==> flow/design.v <==
module sort_reg #(parameter DATA_WIDTH =8)(
    input logic clk,
    input logic rst,
    input logic clr,
    input logic GT_in,
    input logic [DATA_WIDTH-1:0] data_in,
    input logic [DATA_WIDTH-1:0] prev_data,
    input logic data_rdy,
    output logic [DATA_WIDTH-1:0] data_out,
    output logic GT
);
logic [DATA_WIDTH-1:0] data_out_d;
logic [DATA_WIDTH-1:0] data_out_q;
assign GT = (data_in >data_out_q);
assign data_out = data_out_q;
always_ff@(posedge clk or posedge rst)begin
    if(rst)begin
        data_out_q <= 'b0;
    end else if(clr) begin
        data_out_q <= 'b0;
    end else begin
        data_out_q <= data_out_d;
    end
end
always_comb begin
    if(data_rdy) begin
        if(GT && GT_in)begin
            data_out_d = prev_data;
        end else if(GT && !GT_in) begin
            data_out_d = data_in;
        end else begin
            data_out_d = data_out_q;
        end
    end else begin
        data_out_d = data_out_q;
    end
end
endmodule
module median_calc #(parameter POPSIZE = 100,DATA_WIDTH = 8)(
    input logic clk,
    input logic rst,
    input logic [DATA_WIDTH-1:0] data_in,
    input logic data_rdy,
    output [DATA_WIDTH-1:0] median,
    output data_vld
);
logic [DATA_WIDTH-1:0] data_out_array[POPSIZE:0];
logic GT_array[POPSIZE:0];
logic [$clog2(POPSIZE):0] counter_d;
logic [$clog2(POPSIZE):0] counter_q;
logic [DATA_WIDTH-1:0] median_d;
logic [DATA_WIDTH-1:0] median_q;
logic data_vld_q;
logic data_vld_d;
logic reg_rst;
logic [DATA_WIDTH-1:0] data_in_d;
logic [DATA_WIDTH-1:0] data_in_q;
logic data_rdy_d;
logic data_rdy_q;
logic reg_rst_d;
logic reg_rst_q;
assign reg_rst = reg_rst_q;
assign data_rdy_d = data_rdy;
assign data_in_d = data_in;
assign GT_array[POPSIZE] = 0;
assign data_vld = data_vld_q;
assign median = median_q;
genvar i;
generate
  for (i = 0; i < POPSIZE; i++) begin : instance_gen
    if (i == 0) begin
      sort_reg #(
        .DATA_WIDTH(DATA_WIDTH)
      ) instance_0 (
        .clk(clk),
        .rst(rst),
        .clr(reg_rst),
        .GT_in(1'b0),
        .data_in(data_in),
        .prev_data('b0),
        .data_out(data_out_array[0]),
        .GT(GT_array[0]),
        .data_rdy(data_rdy)
      );
    end else begin
      sort_reg #(
        .DATA_WIDTH(DATA_WIDTH)
      ) instance_i (
        .clk(clk),
        .rst(rst),
        .clr(reg_rst),
        .GT_in(GT_array[i-1]),  
        .data_in(data_in),
        .prev_data(data_out_array[i-1]),  
        .data_out(data_out_array[i]),
        .GT(GT_array[i]),
        .data_rdy(data_rdy)
      );
    end
  end
endgenerate
always_ff@(posedge clk or posedge rst)begin
    if(rst)begin
        counter_q <= 'b0;
        median_q <= 'b0;
        data_vld_q <= 'b0;
        data_in_q <= 'b0;
        data_rdy_q <='b0;
        reg_rst_q <= 'b0;
    end else begin
        data_in_q <=data_in_d;
        data_rdy_q <=data_rdy_d;
        counter_q <= counter_d;
        median_q <= median_d;
        data_vld_q <= data_vld_d;
        reg_rst_q <= reg_rst_d;
    end
end
always_comb begin
    reg_rst_d = 'b0;
        data_vld_d = 'b0;
        counter_d = counter_q;
        median_d = median_q;
        if (counter_q == POPSIZE) begin
            median_d = (POPSIZE % 2 == 0) ? data_out_array[POPSIZE/2 - 1] : data_out_array[POPSIZE/2];
            reg_rst_d = 'b1;
            data_vld_d = 'b1;
            counter_d = 'b0;
        end else if(counter_q == 0) begin
            reg_rst_d ='b0;
        end
        if (data_rdy) begin
            counter_d = counter_q + 1;
        end
    end
endmodule
From RTL to reports: median_calc --
Tool output for the design above, in the order of the flow. Lines are those of the file above, counted from 1. Operators: Yosys type, input widths -> output width; for muxes data width and select width s. Cell names lack the library's common part. A cell with n/a has no value.
Design: top median_calc, clock input clk, library sky130hd, corner tt_025C_1v80

Elaborated design --
Counts by Yosys on the flattened word-level netlist (proc, flatten, opt, wreduce). Print and check cells are left out. Cells with the same type and inputs are merged into one.
Word-level totals: bits in registers 417, bits of input ports 11, output and inout port bits 9, elaborated cells 556
Operators by class: add/subtract/negate cells 1, $lt $le $gt $ge 50, equality and inequality tests 1, multiplexer cells 202, reduce/logical cells 249
Operators by type and width (count):
- $mux 8 | 201
- $gt 8x8->1 | 50
- $reduce_bool 3->1 | 49
- $reduce_and 2->1 | 50
- $logic_and 1x1->1 | 98
- $logic_not 1->1 | 49
- $add 8x1->8 const B | 1
- $eq 8x7->1 const B | 1
- $reduce_bool 2->1 | 3
- $mux 1 | 1

Depth --
Longest topological path by Yosys (ltp), each cell counted once; first at word level (registers and memories cut), then after technology mapping (sequential cells cut; the memories' decode and read muxes count).
Depth: depth in word-level cells 7, ABC_AREA 0, depth in mapped cells 12, mapped depth without buffers 8

Mapped cells and area --
Yosys stat after the flow's synthesis: flattened, memories mapped to cells. It holds for the ABC_AREA given above (unset counts as 0); a run with the other value may have another netlist. Totals and module areas in this step are rounded.
Mapped netlist: mapped cells 3070, mapped area 30290 µm², sequential area 10440 µm², mapped flip-flops 417, buffer cells 202
Cells by type:
- dfrtp_1 | count 417, total area 1.04E+04 µm²
- ha_1 | count 402, total area 5.03E+03 µm²
- mux2i_1 | count 200, total area 2001.92 µm²
- o2bb2ai_1 | count 192, total area 1.68E+03 µm²
- o221ai_1 | count 184, total area 1.61E+03 µm²
- inv_1 | count 380, total area 1.43E+03 µm²
- nand4b_1 | count 160, total area 1.4E+03 µm²
- nand3_1 | count 210, total area 1.05E+03 µm²
- nand4_1 | count 141, total area 882.096 µm²
- a21oi_1 | count 163, total area 815.782 µm²
- o211ai_1 | count 57, total area 427.91 µm²
- buf_2 | count 81, total area 405.389 µm²
- a21oi_4 | count 24, total area 390.374 µm²
- nor2b_1 | count 49, total area 306.544 µm²
- nand2_1 | count 74, total area 277.766 µm²
- clkbuf_1 | count 67, total area 251.491 µm²
- o32a_1 | count 24, total area 240.23 µm²
- a21o_1 | count 29, total area 217.709 µm²
Other cell types: 33; their cells: 216. The figures by module come from a second, unflattened synthesis with its own total; it is not the netlist above.
Unflattened totals: cell total of the unflattened synthesis 3561, area (unflattened synthesis) 36040 µm²
Rows give one instance, submodules left out.
By module:
- sort_reg (DATA_WIDTH=8) | instances 50, cells 70, area 705.7 µm², sequential area 200.2 µm²
- median_calc | instances 1, cells 61, area 757.0 µm², sequential area 425.4 µm²

Worst setup path after synthesis --
Path of least setup slack by OpenSTA after synthesis, without wires, with an ideal clock, recovery checks aside; 20% of the period is set as input and as output delay. Where synthesis merged equal registers, the netlist keeps one of their names.
Path post-synthesis: path kind input to register, from input port data_in[0], to register instance_gen[0].genblk1.instance_0.data_out_q[0], clock period 3.5 ns, input delay 0.700 ns, setup time 0.121 ns, time at the first pin 0.700 ns, arrival 3.400 ns, required time 3.379 ns, slack -0.021 ns, path delay 2.821 ns, stages on the path 12, buffers on the path 4, synthesis period reached 3.521 ns
"path delay" = arrival - input delay + setup time. "stages on the path" counts driving pins, that of a launching flip-flop among them; a cell with two outputs on the path counts twice. "synthesis period reached" = period - worst setup slack (recovery checks aside). The figure is calculated, with input and output delays left at 20% of the set period. The rows between start and end are the longest chain of elaborated cells between them; the timing report does not say that the signal goes this way. Where chains are equally long, one stands for them. A line is the first line of the expression or statement that the cell stems from. Yosys adds cells for indexed reads and writes and turns some case tables into memories. At most two assigning lines are given for a register; there are more.
Between the ends, post-synthesis: cell sequence clkbuf_1 -> clkbuf_1 -> inv_1 -> ha_1 -> nor2b_4 -> o211ai_2 -> a21oi_1 -> o32a_1 -> buf_6 -> and2_4 -> buf_6 -> a22o_1, length of the longest elaborated chain 4, elaborated cells between the ends (all ways) 6, RTL lines with such cells 4, classes of those cells compare (1); mux (3); reduce/logical (2)
RTL lines, path post-synthesis:
- from (decl) | line 42 | input logic [DATA_WIDTH-1:0] data_in,
- $gt 8x8->1 | line 14 | assign GT = (data_in >data_out_q);
- $mux 8 | line 29 | end else if(GT && !GT_in) begin
- $mux 8 | line 26 | if(data_rdy) begin
- $mux 8 | line 19 | end else if(clr) begin
- to (assign) | line 18 | data_out_q <= 'b0;
- to (assign) | line 22 | data_out_q <= data_out_d;
- to (decl) | line 13 | logic [DATA_WIDTH-1:0] data_out_q;

Timing after layout --
From the final timing report of entry A: the path of least setup slack in the routed layout; clock arrival at registers is part of the times.
Path post-layout: path kind register to output, from register data_vld_q, to output port data_vld, clock period 2.84 ns, external output delay 0.57 ns, time at the first pin 0.64 ns, arrival 1.84 ns, required time 2.27 ns, slack 0.43 ns, stages on the path 2, buffers on the path 1
Between the ends, post-layout: cell sequence dfrtp_4 -> clkdlybuf4s50_1, length of the longest elaborated chain 0, elaborated cells between the ends (all ways) 0, RTL lines with such cells 0
RTL lines, path post-layout:
- from (decl) | line 53 | logic data_vld_q;
- from (assign) | line 106 | data_vld_q <= 'b0;
- from (assign) | line 115 | data_vld_q <= data_vld_d;
- to (decl) | line 45 | output data_vld

Subject: flow runs of median_calc

Hi,

Module median_calc, platform sky130hd: 4 stored runs of the flow (Yosys, OpenROAD) with differing settings, in no particular order. Input and output delays are each 20% of the period that was set; the output load is 0.01 pF.
"worst setup path time" means the part of the period allowed to the worst setup path (the constraints hold back 20% at inputs and 20% at outputs) less its slack; where the path has registers, the arrival times of their clocks count too.
Measured values are rounded.
[entry A] settings: CAP_MARGIN=15, CORE_UTILIZATION=15, CTS_CLUSTER_DIAMETER=193, CTS_CLUSTER_SIZE=64, GPL_ROUTABILITY_DRIVEN=0, MIN_ROUTING_LAYER=met1, PLACE_DENSITY_LB_ADDON=0.03, SLEW_MARGIN=0, TNS_END_PERCENT=100, period_ns=2.84, CORE_MARGIN=2
[entry A] result: chip area after synthesis (Yosys) 30290 µm², die area 205600 µm², utilization 18.6%, worst setup slack after layout 0.431 ns, total negative slack 0.000 ns, worst setup path time 1.84 ns, worst setup path kind register to output
[entry B] settings: CORE_UTILIZATION=40, PLACE_DENSITY=0.6, SETUP_SLACK_MARGIN=0.34, period_ns=2.86, CAP_MARGIN=20, CORE_MARGIN=2, SLEW_MARGIN=20
[entry B] result: chip area after synthesis (Yosys) 30290 µm², die area 77950 µm², utilization 46.9%, worst setup slack after layout 0.447 ns, total negative slack 0.000 ns, worst setup path time 1.84 ns, worst setup path kind register to output
[entry C] settings: CAP_MARGIN=10, CORE_UTILIZATION=40, CTS_CLUSTER_DIAMETER=360, GPL_ROUTABILITY_DRIVEN=0, HOLD_SLACK_MARGIN=-0.07, PLACE_DENSITY=0.6, period_ns=3.5, CORE_MARGIN=2, SLEW_MARGIN=20
[entry C] result: chip area after synthesis (Yosys) 30290 µm², die area 77950 µm², utilization 44.7%, worst setup slack after layout 0.627 ns, total negative slack 0.000 ns, worst setup path time 2.17 ns, worst setup path kind register to output
[entry D] settings: ABC_AREA=1, CAP_MARGIN=15, CELL_PAD_IN_SITES_DETAIL_PLACEMENT=0, CELL_PAD_IN_SITES_GLOBAL_PLACEMENT=2, CORE_ASPECT_RATIO=0.8, CORE_MARGIN=7, CORE_UTILIZATION=59, CTS_CLUSTER_DIAMETER=382, GPL_ROUTABILITY_DRIVEN=1, GPL_TIMING_DRIVEN=0, MAX_ROUTING_LAYER=met4, PLACE_DENSITY_LB_ADDON=0.13, SETUP_SLACK_MARGIN=0.2, TNS_END_PERCENT=65, period_ns=2.61, SLEW_MARGIN=20
[entry D] result: did not finish, placement stopped with FLW-0024

Regards
